==> flow/design.v <==
module full_adder 
#(
    parameter DATA_WIDTH = 2
) 
(
    input  logic [DATA_WIDTH - 1:0] i_input1,
    input  logic [DATA_WIDTH - 1:0] i_input2,
    input  logic                    i_cin,
    output logic [DATA_WIDTH - 1:0] o_sum,
    output logic                    o_cout
);
    assign {o_cout, o_sum} = i_input1 + i_input2 + {1'b0, i_cin};
endmodule
module counter 
(
    input logic i_clk,
    input logic i_arstn,
    input logic i_valid,
    output logic [3:0] o_count
);
    always_ff @(posedge i_clk, negedge i_arstn) begin
        if (~ i_arstn) 
            o_count <= '0;
        else if (o_count == 4'd12)
            o_count <= '0;
        else if (i_valid)
            o_count <= o_count + 4'b1;
    end
endmodule
module i2b
(
    input  logic       i_clk,
    input  logic       i_arstn,
    input  logic       i_valid,
    input  logic       i_a,
    input  logic       i_b,
    output logic [1:0] o_sum,
    output logic       o_a,
    output logic       o_b
);
    logic s_a_ff1;
    logic s_a_ff2;
    logic s_b_ff1;
    logic s_b_ff2;
    logic s_A0;
    logic s_A1;
    logic s_B0;
    logic s_B1;
    logic s_carry_out;
    logic s_carry_in;
    assign s_A0 = s_a_ff1 & s_b_ff2;
    assign s_A1 = i_a     & s_b_ff2;
    assign s_B0 = s_a_ff2 & s_b_ff1;
    assign s_B1 = s_a_ff1 & s_b_ff1;
    always_ff @(posedge i_clk, negedge i_arstn) begin
        if (~ i_arstn) begin
            s_a_ff1    <= 1'b0;
            s_a_ff2    <= 1'b0;
            s_b_ff1    <= 1'b0;
            s_b_ff2    <= 1'b0;
            s_carry_in <= 1'b0;
        end
        else if (i_valid) begin
            s_a_ff1    <= i_a;
            s_a_ff2    <= s_a_ff1;
            s_b_ff1    <= i_b;
            s_b_ff2    <= s_b_ff1;
            s_carry_in <= s_carry_out;
        end
    end
    full_adder FA1 (
        .i_input1 ( {s_A1, s_A0} ),
        .i_input2 ( {s_B1, s_B0} ),
        .i_cin    ( s_carry_in   ),
        .o_sum    ( o_sum        ),
        .o_cout   ( s_carry_out  )
    );
    assign o_a = s_a_ff2;
    assign o_b = s_b_ff2;
endmodule
module t2b
(
    input  logic        i_clk,
    input  logic        i_arstn,
    input  logic        i_valid,
    input  logic        i_a,
    input  logic        i_b,
    output logic [1:0] o_sum,
    output logic       o_b
);
    logic s_a_ff1;
    logic s_b_ff1;
    logic s_A0;
    logic s_A1;
    logic s_B0;
    logic s_B1;
    logic s_carry_out;
    logic s_carry_in;
    assign s_A0 = s_a_ff1 & s_b_ff1;
    assign s_A1 = i_a     & s_b_ff1;
    assign s_B0 = 1'b0;
    assign s_B1 = s_a_ff1 & i_b;
    always_ff @(posedge i_clk, negedge i_arstn) begin
        if (~ i_arstn) begin
            s_a_ff1    <= 1'b0;
            s_b_ff1    <= 1'b0;
            s_carry_in <= 1'b0;
        end
        else if (i_valid) begin
            s_a_ff1    <= i_a;
            s_b_ff1    <= i_b;
            s_carry_in <= s_carry_out;
        end
    end
    full_adder FA0 (
        .i_input1 ( {s_A1, s_A0} ),
        .i_input2 ( {s_B1, s_B0} ),
        .i_cin    ( s_carry_in   ),
        .o_sum    ( o_sum        ),
        .o_cout   ( s_carry_out  )
    );
    assign o_b = s_b_ff1;
endmodule
module serial_mul
#(
    parameter DATA_WIDTH = 8    
)
(
    input  logic       i_clk,
    input  logic       i_arstn,
    input  logic       i_valid,
    input  logic       i_a,
    input  logic       i_b,
    output logic [1:0] o_product
);
    localparam N_OF_I2B = 1 + (DATA_WIDTH - 4)/2;  
    localparam N_OF_2FA = N_OF_I2B;                
    logic [1:0] s_i2b_sum [N_OF_I2B - 1:0];
    logic [1:0] s_t2b_sum;
    logic s_a [N_OF_I2B - 1:0];
    logic s_b [N_OF_I2B - 1:0];
    logic unused_s_b_i2b_out;
    logic [N_OF_2FA - 1:0] s_carry_in;
    logic [N_OF_2FA - 1:0] s_carry_out;
    logic [1:0] s_adder_sum_0;
    logic [1:0] s_adder_sum_1;
    logic [1:0] s_adder_sum_2;
    i2b I2B0 (
        .i_clk   ( i_clk              ),
        .i_arstn ( i_arstn            ),
        .i_valid ( i_valid            ),
        .i_a     ( i_a                ),
        .i_b     ( s_b[0]             ),
        .o_sum   ( s_i2b_sum[0]       ),
        .o_a     ( s_a[0]             ),
        .o_b     ( unused_s_b_i2b_out )
    );
    genvar i;
    generate
        for (i = 0; i < N_OF_I2B - 1; i++) begin : i2b_multipier
            i2b I2B_MODULE (
                .i_clk   ( i_clk            ),
                .i_arstn ( i_arstn          ),
                .i_valid ( i_valid          ),
                .i_a     ( s_a[i]           ),
                .i_b     ( s_b[i + 1]       ),
                .o_sum   ( s_i2b_sum[i + 1] ),
                .o_a     ( s_a[i + 1]       ),
                .o_b     ( s_b[i]           )
            );
        end
    endgenerate
    t2b T2B0 (
        .i_clk   ( i_clk             ),
        .i_arstn ( i_arstn           ),
        .i_valid ( i_valid           ),
        .i_a     ( s_a[N_OF_I2B - 1] ),
        .i_b     ( i_b               ),
        .o_sum   ( s_t2b_sum         ),
        .o_b     ( s_b[N_OF_I2B - 1] )
    );
    full_adder FA0_0 (
        .i_input1 ( s_i2b_sum[0]   ),
        .i_input2 ( s_i2b_sum[1]   ),
        .i_cin    ( s_carry_in[0]  ),
        .o_sum    ( s_adder_sum_0  ),
        .o_cout   ( s_carry_out[0] )
    );
    full_adder FA0_3 (
        .i_input1 ( s_i2b_sum[2]   ),
        .i_input2 ( s_t2b_sum      ),
        .i_cin    ( s_carry_in[1]  ),
        .o_sum    ( s_adder_sum_1  ),
        .o_cout   ( s_carry_out[1] )
    );
    full_adder FA1_0 (
        .i_input1 ( s_adder_sum_0  ),
        .i_input2 ( s_adder_sum_1  ),
        .i_cin    ( s_carry_in[2]  ),
        .o_sum    ( s_adder_sum_2  ),
        .o_cout   ( s_carry_out[2] )
    );
    always_ff @( posedge i_clk, negedge i_arstn ) begin
        if ( ~ i_arstn ) 
            s_carry_in <= '0;
        else if (i_valid) 
            s_carry_in <= s_carry_out;
    end
    assign o_product = s_adder_sum_2;
endmodule
module conv_top
#(
    parameter DATA_WIDTH  = 8,
    parameter KERNEL_SIZE = 25
)
(
    input  logic                     i_clk,
    input  logic                     i_arstn,
	input  logic                     i_arstn_perf,
	input  logic                     i_enable_count2,
    input  logic                     i_ready,
    input  logic                     i_valid,
    input  logic [KERNEL_SIZE - 1:0] i_bit_X,
    input  logic [KERNEL_SIZE - 1:0] i_bit_K,
    output logic [              1:0] o_conv,
    output logic                     o_ready,
    output logic                     o_valid,
	output logic [             31:0] o_perf_cycle_count,
	output logic [             31:0] o_perf_cycle_count2
);
    logic [3:0] s_count;
    logic s_valid_data_in;
    logic s_valid_data_out;
	logic [KERNEL_SIZE - 1:0] s_bit_X_delayed;
	logic [KERNEL_SIZE - 1:0] s_bit_K_delayed;
    logic [1:0] s_product [KERNEL_SIZE - 1:0];
    localparam N_OF_2FA = KERNEL_SIZE - 1;
    logic [N_OF_2FA - 1:0] s_carry_in;
    logic [N_OF_2FA - 1:0] s_carry_out;
    always_ff @(posedge i_clk, negedge i_arstn) begin
        if (~ i_arstn) begin
            s_bit_X_delayed <= '0;
            s_bit_K_delayed <= '0;
        end
        else if (s_valid_data_in) begin
            s_bit_X_delayed <= i_bit_X;
            s_bit_K_delayed <= i_bit_K;
        end
    end
    genvar i;
    generate
        for (i = 0; i < KERNEL_SIZE; i++) begin : serial_multipier
            serial_mul #(
                .DATA_WIDTH ( DATA_WIDTH )
            ) S_MUL0 (
                .i_clk     ( i_clk              ),
                .i_arstn   ( i_arstn            ),
                .i_valid   ( s_valid_data_in    ),
                .i_a       ( s_bit_X_delayed[i] ),
                .i_b       ( s_bit_K_delayed[i] ),
                .o_product ( s_product[i]       )
            );
        end
    endgenerate
    counter COUNT0 (
        .i_clk   ( i_clk           ),
        .i_arstn ( i_arstn         ),
        .i_valid ( s_valid_data_in ),
        .o_count ( s_count         )
    );
	assign s_valid_data_out = (s_count >= 4'd5) & (s_count <= 4'd12);
	always_ff @(posedge i_clk, negedge i_arstn_perf) begin
	    if (~ i_arstn_perf)
		    o_perf_cycle_count <= 32'b0;
		else if (s_valid_data_in)
		    o_perf_cycle_count <= o_perf_cycle_count + 32'b1;
	end
	always_ff @(posedge i_clk, negedge i_arstn_perf) begin
	     if (~ i_arstn_perf)
		    o_perf_cycle_count2 <= 32'b0;
		else if (i_enable_count2)
		    o_perf_cycle_count2 <= o_perf_cycle_count2 + 32'b1;
	end
    logic [1:0] s_sum_0;
    logic [1:0] s_sum_1;
    logic [1:0] s_sum_2;
    logic [1:0] s_sum_3;
    logic [1:0] s_sum_4;
    logic [1:0] s_sum_5;
    logic [1:0] s_sum_6;
    logic [1:0] s_sum_7;
    logic [1:0] s_sum_8;
    logic [1:0] s_sum_9;
    logic [1:0] s_sum_10;
    logic [1:0] s_sum_11;
    logic [1:0] s_sum_12;
    logic [1:0] s_sum_13;
    logic [1:0] s_sum_14;
    logic [1:0] s_sum_15;
    logic [1:0] s_sum_16;
    logic [1:0] s_sum_17;
    logic [1:0] s_sum_18;
    logic [1:0] s_sum_19;
    logic [1:0] s_sum_20;
    logic [1:0] s_sum_21;
    logic [1:0] s_sum_22;
    logic [1:0] s_sum_23;
    full_adder FA0_0 (
        .i_input1 ( s_product[0]    ),
        .i_input2 ( s_product[1]    ),
        .i_cin    ( s_carry_in[0]   ),
        .o_sum    ( s_sum_0         ),
        .o_cout   ( s_carry_out[0]  )
    );
    full_adder FA0_1 (
        .i_input1 ( s_product[2]    ),
        .i_input2 ( s_product[3]    ),
        .i_cin    ( s_carry_in[1]   ),
        .o_sum    ( s_sum_1         ),
        .o_cout   ( s_carry_out[1]  )
    );
    full_adder FA0_2 (
        .i_input1 ( s_product[4]    ),
        .i_input2 ( s_product[5]    ),
        .i_cin    ( s_carry_in[2]   ),
        .o_sum    ( s_sum_2         ),
        .o_cout   ( s_carry_out[2]  )
    );
    full_adder FA0_3 (
        .i_input1 ( s_product[6]    ),
        .i_input2 ( s_product[7]    ),
        .i_cin    ( s_carry_in[3]   ),
        .o_sum    ( s_sum_3         ),
        .o_cout   ( s_carry_out[3]  )
    );
    full_adder FA0_4 (
        .i_input1 ( s_product[8]    ),
        .i_input2 ( s_product[9]    ),
        .i_cin    ( s_carry_in[4]   ),
        .o_sum    ( s_sum_4         ),
        .o_cout   ( s_carry_out[4]  )
    );
    full_adder FA0_5 (
        .i_input1 ( s_product[10]   ),
        .i_input2 ( s_product[11]   ),
        .i_cin    ( s_carry_in[5]   ),
        .o_sum    ( s_sum_5         ),
        .o_cout   ( s_carry_out[5]  )
    );
    full_adder FA0_6 (
        .i_input1 ( s_product[12]   ),
        .i_input2 ( s_product[13]   ),
        .i_cin    ( s_carry_in[6]   ),
        .o_sum    ( s_sum_6         ),
        .o_cout   ( s_carry_out[6]  )
    );
    full_adder FA0_7 (
        .i_input1 ( s_product[14]   ),
        .i_input2 ( s_product[15]   ),
        .i_cin    ( s_carry_in[7]   ),
        .o_sum    ( s_sum_7         ),
        .o_cout   ( s_carry_out[7]  )
    );
    full_adder FA0_8 (
        .i_input1 ( s_product[16]   ),
        .i_input2 ( s_product[17]   ),
        .i_cin    ( s_carry_in[8]   ),
        .o_sum    ( s_sum_8         ),
        .o_cout   ( s_carry_out[8]  )
    );
    full_adder FA0_9 (
        .i_input1 ( s_product[18]   ),
        .i_input2 ( s_product[19]   ),
        .i_cin    ( s_carry_in[9]   ),
        .o_sum    ( s_sum_9         ),
        .o_cout   ( s_carry_out[9]  )
    );
    full_adder FA0_10 (
        .i_input1 ( s_product[20]   ),
        .i_input2 ( s_product[21]   ),
        .i_cin    ( s_carry_in[10]  ),
        .o_sum    ( s_sum_10        ),
        .o_cout   ( s_carry_out[10] )
    );
    full_adder FA0_11 (
        .i_input1 ( s_product[22]   ),
        .i_input2 ( s_product[23]   ),
        .i_cin    ( s_carry_in[11]  ),
        .o_sum    ( s_sum_11        ),
        .o_cout   ( s_carry_out[11] )
    );
    logic [1:0] s_last;
    assign s_last = s_product[24];  
    full_adder FA1_0 (
        .i_input1 ( s_sum_0         ),
        .i_input2 ( s_sum_1         ),
        .i_cin    ( s_carry_in[12]  ),
        .o_sum    ( s_sum_12        ),
        .o_cout   ( s_carry_out[12] )
    );
    full_adder FA1_1 (
        .i_input1 ( s_sum_2         ),
        .i_input2 ( s_sum_3         ),
        .i_cin    ( s_carry_in[13]  ),
        .o_sum    ( s_sum_13        ),
        .o_cout   ( s_carry_out[13] )
    );
    full_adder FA1_2 (
        .i_input1 ( s_sum_4         ),
        .i_input2 ( s_sum_5         ),
        .i_cin    ( s_carry_in[14]  ),
        .o_sum    ( s_sum_14        ),
        .o_cout   ( s_carry_out[14] )
    );
    full_adder FA1_3 (
        .i_input1 ( s_sum_6         ),
        .i_input2 ( s_sum_7         ),
        .i_cin    ( s_carry_in[15]  ),
        .o_sum    ( s_sum_15        ),
        .o_cout   ( s_carry_out[15] )
    );
    full_adder FA1_4 (
        .i_input1 ( s_sum_8         ),
        .i_input2 ( s_sum_9         ),
        .i_cin    ( s_carry_in[16]  ),
        .o_sum    ( s_sum_16        ),
        .o_cout   ( s_carry_out[16] )
    );
    full_adder FA1_5 (
        .i_input1 ( s_sum_10        ),
        .i_input2 ( s_sum_11        ),
        .i_cin    ( s_carry_in[17]  ),
        .o_sum    ( s_sum_17        ),
        .o_cout   ( s_carry_out[17] )
    );
    full_adder FA2_0 (
        .i_input1 ( s_sum_12        ),
        .i_input2 ( s_sum_13        ),
        .i_cin    ( s_carry_in[18]  ),
        .o_sum    ( s_sum_18        ),
        .o_cout   ( s_carry_out[18] )
    );
    full_adder FA2_1 (
        .i_input1 ( s_sum_14        ),
        .i_input2 ( s_sum_15        ),
        .i_cin    ( s_carry_in[19]  ),
        .o_sum    ( s_sum_19        ),
        .o_cout   ( s_carry_out[19] )
    );
    full_adder FA2_2 (
        .i_input1 ( s_sum_16        ),
        .i_input2 ( s_sum_17        ),
        .i_cin    ( s_carry_in[20]  ),
        .o_sum    ( s_sum_20        ),
        .o_cout   ( s_carry_out[20] )
    );
    full_adder FA3_0 (
        .i_input1 ( s_sum_18        ),
        .i_input2 ( s_sum_19        ),
        .i_cin    ( s_carry_in[21]  ),
        .o_sum    ( s_sum_21        ),
        .o_cout   ( s_carry_out[21] )
    );
    full_adder FA3_1 (
        .i_input1 ( s_sum_20        ),
        .i_input2 ( s_last          ),  
        .i_cin    ( s_carry_in[22]  ),
        .o_sum    ( s_sum_22        ),
        .o_cout   ( s_carry_out[22] )
    );
    full_adder FA4_0 (
        .i_input1 ( s_sum_21        ),
        .i_input2 ( s_sum_22        ),
        .i_cin    ( s_carry_in[23]  ),
        .o_sum    ( s_sum_23        ),  
        .o_cout   ( s_carry_out[23] )
    );
    assign o_conv = s_sum_23;
    always_ff @( posedge i_clk, negedge i_arstn ) begin
        if ( ~ i_arstn ) 
            s_carry_in <= '0;
        else if (s_valid_data_in) 
            s_carry_in <= s_carry_out;
    end
    typedef enum logic [2:0] {
        IDLE      = 3'd0,
        READ      = 3'd1,
        WAIT_RES  = 3'd2,
        READ_DONE = 3'd3,
        WRITE     = 3'd4,
        WRITE_DONE = 3'd5
    } state_t;
    state_t PS;
    state_t NS;
    always_ff @(posedge i_clk, negedge i_arstn) begin
        if (~ i_arstn)
            PS <= IDLE;
        else
            PS <= NS;
    end
    always_comb begin
        NS = PS;
        case (PS)
            IDLE: 
				if (i_valid) 
				    NS = READ;
            READ:   NS = WAIT_RES;
            WAIT_RES: 
				if (s_valid_data_out)
				    NS = WRITE;
                else
					NS = READ_DONE;
            READ_DONE: 
				if (~ i_valid)
				     NS = IDLE;
            WRITE:
				if (~ i_ready)
				    NS = WRITE_DONE;
            WRITE_DONE: 
				if (i_ready)
				    NS = IDLE;
            default: 
				    NS = PS;
        endcase
    end
    always_comb begin
        s_valid_data_in = 1'b0;
        o_ready         = 1'b0;
        o_valid         = 1'b0;
        case (PS)
            IDLE : o_ready         = 1'b1;
            READ : s_valid_data_in = 1'b1; 
            WRITE: o_valid         = 1'b1;
            default: begin
                s_valid_data_in = 1'b0;
                o_ready         = 1'b0;
                o_valid         = 1'b0;
            end
        endcase
    end
endmodule
[From RTL to reports: conv_top]
Tool output for the design above, in the order of the flow.
Line numbers count from 1 in the design file above.
Operators carry their Yosys type and port widths (W data, S select, Z words).
Library cell names are shortened.
The mark - stands for no value.
Inputs
  design top: conv_top
  clock: i_clk
  library: sky130hd
  library corner: tt_025C_1v80

[Word level]
Source: Yosys, flattened and elaborated. Widths are those after wreduce. Registers that Yosys merges into a memory's read port (data or address) are not register bits. Print and check cells do not count. Equal cells are merged and count once.
Bit counts
  bits in registers: 670
  latch bits: 0
  memory bits (writable): 0
  ROM bits: 0
  word width x clocked read ports: 0
  memories kept: 0
  output and inout port bits: 68
Operators by class
  add/subtract/negate cells: 401
  multiply operators: 0
  divide/modulo/power cells: 0
  order comparisons: 2
  equality and inequality tests: 10
  shifts and indexed selects: 0
  mux-type cells: 11
  bitwise logic cells: 376
  reductions and logical operators: 4
Operators with widths (number)
  $add A2 B2 Y3: 199
  $add A3 B1 Y3: 199
  $and A1 B1 Y1: 376
  $add A32 B1 Y32 const B: 2
  $pmux W3 S6: 1
  $mux W3: 5
  $ne A2 B2 Y1 const B: 4
  $mux W4: 2
  $eq A3 B2 Y1 const B: 2
  $eq A3 B3 Y1 const B: 2
  $reduce_bool A6 Y1: 1
  $reduce_and A5 Y1: 1
  $add A4 B1 Y4 const B: 1
  $ge A4 B3 Y1 const B: 1
  $le A4 B4 Y1 const B: 1
  $eq A4 B4 Y1 const B: 1
  $eq A3 B1 Y1 const B: 1
  $logic_not A3 Y1: 1
  $mux W1: 3
  $reduce_bool A2 Y1: 1

[Depth]
Longest topological path by Yosys (ltp), each cell counted once; first at word level (registers and memories cut), then after technology mapping (sequential cells cut; the memories' decode and read muxes count).
Depth
  word-level depth: 17
  ABC_AREA: 0
  mapped depth: 17

[Mapped cells and area]
The flow's flattened synthesis, as Yosys stat reports it; memories are mapped. The netlist is that of the ABC_AREA named above (0 if unset); the other value can give another one.
Cells by type
  dfrtp_1: number 672, total area 1.68E+04 um2
  fa_1: number 373, total area 7.47E+03 um2
  mux2_2: number 525, total area 5911.92 um2
  and2_1: number 324, total area 2.03E+03 um2
  inv_1: number 239, total area 897.11 um2
  nand2_1: number 156, total area 585.562 um2
  xnor2_1: number 54, total area 472.954 um2
  o21ai_0: number 78, total area 390.374 um2
  ha_1: number 31, total area 387.872 um2
  buf_2: number 60, total area 300.288 um2
  nand4_1: number 24, total area 150.144 um2
  nand3_1: number 25, total area 125.12 um2
  nor4_4: number 4, total area 85.082 um2
  xor2_1: number 9, total area 78.826 um2
  and3_1: number 11, total area 68.816 um2
  clkbuf_1: number 17, total area 63.811 um2
  nor2_1: number 17, total area 63.811 um2
  nor3_1: number 6, total area 30.029 um2
Other cell types: 14; their cells: 21.
Synthesis totals
  mapped cells: 2646
  mapped area: 36107.1 um2
  sequential part of the area: 16842.4 um2
  flip-flops: 673
The figures by module come from a second, unflattened synthesis with its own total; it is not the netlist above.
Unflattened totals
  cells (unflattened synthesis): 3877
  area (unflattened synthesis): 41467.3 um2
Each row is one instance without its submodules.
Modules
  i2b: instances 75, cells 14, area 206.4 um2, sequential area 125.1 um2
  full_adder: instances 199, cells 10, area 70.1 um2, sequential area 0.0 um2
  conv_top: instances 1, cells 419, area 5820.6 um2, sequential area 3604.7 um2
  t2b: instances 25, cells 10, area 131.4 um2, sequential area 75.1 um2
  serial_mul #(DATA_WIDTH=8): instances 25, cells 6, area 108.9 um2, sequential area 75.1 um2
  counter: instances 1, cells 18, area 214.0 um2, sequential area 100.1 um2

[Worst setup path after synthesis]
OpenSTA on the mapped netlist: ideal clock, no wires. The path of least setup slack (recovery checks aside). Input and output delay are each 20% of the period. Register names are those of the netlist, which keeps one name where synthesis merged equal registers.
Path post-synthesis
  path kind: register to output
  start point: reg serial_multipier[20].S_MUL0.i2b_multipier[1].I2B_MODULE.s_b_ff2
  end point: out o_conv[1]
  period: 12.0 ns
  external output delay: 2.400 ns
  time at the first pin: 0.000 ns
  arrival: 5.240 ns
  setup slack: 4.360 ns
  path delay: 5.240 ns
  stages on the path: 17
  synthesis period reached: 7.64 ns
"path delay" = arrival - input delay + setup time.
A path that ends at an output port has no setup time.
"stages on the path" counts driving pins, that of a launching flip-flop among them; a cell with two outputs on the path counts twice.
"synthesis period reached" is the clock period less the worst setup slack; recovery checks do not enter. This is arithmetic on one report: input and output delays are still those of the set period (20% each).
Between the ends stands the longest chain of elaborated cells between them, by number of cells; it is not shown to be the way that was timed. Of several equally long chains one is given.
A line is the first line of the expression or statement that the cell stems from. Yosys adds cells for indexed reads and writes and turns some case tables into memories.
On the way, post-synthesis
  cells stage by stage: dfrtp_1 -> and2_1 -> fa_1 -> fa_1 -> inv_1 -> fa_1 -> inv_1 -> fa_1 -> inv_1 -> fa_1 -> inv_1 -> fa_1 -> fa_1 -> inv_1 -> fa_1 -> inv_1 -> fa_1
  cells in the longest elaborated chain: 17
  elaborated cells on any way between the ends: 18
  those cells by class: add/sub: 16; logic: 2
RTL lines, path post-synthesis
  start: declaration: line 44  | logic s_b_ff2;
  start: assignment: line 60  | s_b_ff2    <= 1'b0;
  start: assignment: line 67  | s_b_ff2    <= s_b_ff1;
  $and A1 B1 Y1: line 51  | assign s_A0 = s_a_ff1 & s_b_ff2;
  $add A2 B2 Y3: line 12  | assign {o_cout, o_sum} = i_input1 + i_input2 + {1'b0, i_cin};
  $add A3 B1 Y3: line 12
  $add A2 B2 Y3: line 12
  $add A3 B1 Y3: line 12
  $add A2 B2 Y3: line 12
  $add A3 B1 Y3: line 12
  [... 3 more ...]
  $add A3 B1 Y3: line 12
  $add A2 B2 Y3: line 12
  $add A3 B1 Y3: line 12
  $add A2 B2 Y3: line 12
  $add A3 B1 Y3: line 12
  $add A2 B2 Y3: line 12
  $add A3 B1 Y3: line 12
  end: declaration: line 225  | output logic [              1:0] o_conv,

[Worst path after layout]
Path of least setup slack in the final report of record 1 (OpenROAD, finished layout, wires in). Where an end is a register, its clock arrival counts in the times.
Path after layout
  path kind: register to output
  start point: reg serial_multipier[11].S_MUL0.I2B0.s_b_ff2
  end point: out o_conv[1]
  period: 5.07 ns
  external output delay: 1.01 ns
  time at the first pin: 0.60 ns
  arrival: 6.06 ns
  setup slack: -2.01 ns
  stages on the path: 18
Between the ends stands the longest chain of elaborated cells between them, by number of cells; it is not shown to be the way that was timed. Of several equally long chains one is given.
On the way, after layout
  cells stage by stage: dfrtp_1 -> and2_4 -> fa_1 -> inv_1 -> fa_1 -> inv_2 -> fa_1 -> inv_2 -> fa_1 -> inv_2 -> fa_2 -> inv_2 -> fa_2 -> inv_2 -> fa_2 -> fa_2 -> fa_1 -> buf_6
  cells in the longest elaborated chain: 17
  elaborated cells on any way between the ends: 18
  those cells by class: add/sub: 16; logic: 2
RTL lines, path after layout
  start: declaration: line 44  | logic s_b_ff2;
  start: assignment: line 60  | s_b_ff2    <= 1'b0;
  start: assignment: line 67  | s_b_ff2    <= s_b_ff1;
  $and A1 B1 Y1: line 51  | assign s_A0 = s_a_ff1 & s_b_ff2;
  $add A2 B2 Y3: line 12  | assign {o_cout, o_sum} = i_input1 + i_input2 + {1'b0, i_cin};
  $add A3 B1 Y3: line 12
  $add A2 B2 Y3: line 12
  $add A3 B1 Y3: line 12
  $add A2 B2 Y3: line 12
  $add A3 B1 Y3: line 12
  [... 3 more ...]
  $add A3 B1 Y3: line 12
  $add A2 B2 Y3: line 12
  $add A3 B1 Y3: line 12
  $add A2 B2 Y3: line 12
  $add A3 B1 Y3: line 12
  $add A2 B2 Y3: line 12
  $add A3 B1 Y3: line 12
  end: declaration: line 225  | output logic [              1:0] o_conv,

Wiki page: conv_top / flow data

Top module conv_top; platform sky130hd; tools Yosys and OpenROAD; 5 stored runs in no particular order. Input and output delays are each 20% of the period that was set; the output load is 0.01 pF.
"achieved clock period (ns)" = clock period - worst setup slack. The figure is calculated, with input and output delays left at 20% of the set period.
"worst setup path time (ns)" = time allowed to the worst setup path (clock period - input delay - output delay, where it has them) - its slack; a late launch clock adds to it, a late capture clock takes from it.
"finish__power__total": no workload was simulated; the value follows from the tool's default switching activity.

settings of record 1
{
  "CELL_PAD_IN_SITES_GLOBAL_PLACEMENT": 1,
  "CORE_MARGIN": 8,
  "CORE_UTILIZATION": 62,
  "CTS_CLUSTER_DIAMETER": 109,
  "GPL_ROUTABILITY_DRIVEN": 0,
  "HOLD_SLACK_MARGIN": 0.02,
  "MAX_ROUTING_LAYER": "met5",
  "MIN_ROUTING_LAYER": "met2",
  "PLACE_DENSITY": 0.76,
  "SETUP_SLACK_MARGIN": 1.16,
  "TNS_END_PERCENT": 80,
  "period_ns": 5.07,
  "CAP_MARGIN": 20,
  "SLEW_MARGIN": 20
}
report of record 1
yosys chip area after synthesis (um^2): 36107.1
finish__design__die__area: 66216.2
finish__design__instance__area__stdcell: 43405.4
finish__design__instance__utilization: 0.7523
finish__timing__setup__ws: -2.006
finish__timing__setup__tns: -4.161
finish__timing__hold__ws: 0.454
finish__power__total: 2.988e-02
achieved clock period (ns): 7.076
worst setup path time (ns): 6.06
worst setup path kind: register to output

settings of record 2
{
  "ABC_AREA": 1,
  "CAP_MARGIN": 10,
  "CORE_MARGIN": 10,
  "CORE_UTILIZATION": 40,
  "CTS_CLUSTER_DIAMETER": 73,
  "CTS_CLUSTER_SIZE": 26,
  "GPL_ROUTABILITY_DRIVEN": 0,
  "GPL_TIMING_DRIVEN": 0,
  "HOLD_SLACK_MARGIN": 0.24,
  "MAX_ROUTING_LAYER": "met5",
  "SETUP_SLACK_MARGIN": 2.87,
  "period_ns": 10.3,
  "SLEW_MARGIN": 20
}
report of record 2
yosys chip area after synthesis (um^2): 37305.8
finish__design__die__area: 105879.0
finish__design__instance__area__stdcell: 42010.3
finish__design__instance__utilization: 0.4562
finish__timing__setup__ws: 2.068
finish__timing__setup__tns: 0.000
finish__timing__hold__ws: 0.408
finish__power__total: 1.327e-02
achieved clock period (ns): 8.232
worst setup path time (ns): 6.17
worst setup path kind: register to output

settings of record 3
{
  "CORE_UTILIZATION": 35,
  "period_ns": 9.1,
  "CAP_MARGIN": 20,
  "CORE_MARGIN": 2,
  "SLEW_MARGIN": 20
}
report of record 3
yosys chip area after synthesis (um^2): 36107.1
finish__design__die__area: 105749.0
finish__design__instance__area__stdcell: 41439.7
finish__design__instance__utilization: 0.4061
finish__timing__setup__ws: 0.680
finish__timing__setup__tns: 0.000
finish__timing__hold__ws: 0.469
finish__power__total: 1.502e-02
achieved clock period (ns): 8.420
worst setup path time (ns): 6.60
worst setup path kind: register to output

settings of record 4
{
  "CORE_MARGIN": 3,
  "CORE_UTILIZATION": 44,
  "CTS_CLUSTER_DIAMETER": 259,
  "GPL_ROUTABILITY_DRIVEN": 1,
  "MAX_ROUTING_LAYER": "met5",
  "MIN_ROUTING_LAYER": "met2",
  "PLACE_DENSITY": 0.44,
  "SETUP_SLACK_MARGIN": -0.16,
  "SLEW_MARGIN": 0,
  "TNS_END_PERCENT": 90,
  "period_ns": 7.24,
  "CAP_MARGIN": 20
}
report of record 4
yosys chip area after synthesis (um^2): 36107.1
finish__design__die__area: 85535.8
finish__design__instance__area__stdcell: 43158.9
finish__design__instance__utilization: 0.5332
finish__timing__setup__ws: -0.274
finish__timing__setup__tns: -0.274
finish__timing__hold__ws: 0.479
finish__power__total: 2.079e-02
achieved clock period (ns): 7.514
worst setup path time (ns): 6.07
worst setup path kind: register to output

settings of record 5
{
  "ABC_AREA": 1,
  "CELL_PAD_IN_SITES_DETAIL_PLACEMENT": 0,
  "CELL_PAD_IN_SITES_GLOBAL_PLACEMENT": 0,
  "CORE_UTILIZATION": 38,
  "GPL_TIMING_DRIVEN": 0,
  "MAX_ROUTING_LAYER": "met5",
  "MIN_ROUTING_LAYER": "met1",
  "PLACE_DENSITY_LB_ADDON": 0.3,
  "SETUP_SLACK_MARGIN": 1.08,
  "SLEW_MARGIN": 30,
  "period_ns": 12.4,
  "CAP_MARGIN": 20,
  "CORE_MARGIN": 2
}
report of record 5
yosys chip area after synthesis (um^2): 37305.8
finish__design__die__area: 100695.0
finish__design__instance__area__stdcell: 43102.6
finish__design__instance__utilization: 0.4444
finish__timing__setup__ws: 3.175
finish__timing__setup__tns: 0.000
finish__timing__hold__ws: 0.391
finish__power__total: 1.130e-02
achieved clock period (ns): 9.225
worst setup path time (ns): 6.75
worst setup path kind: register to output
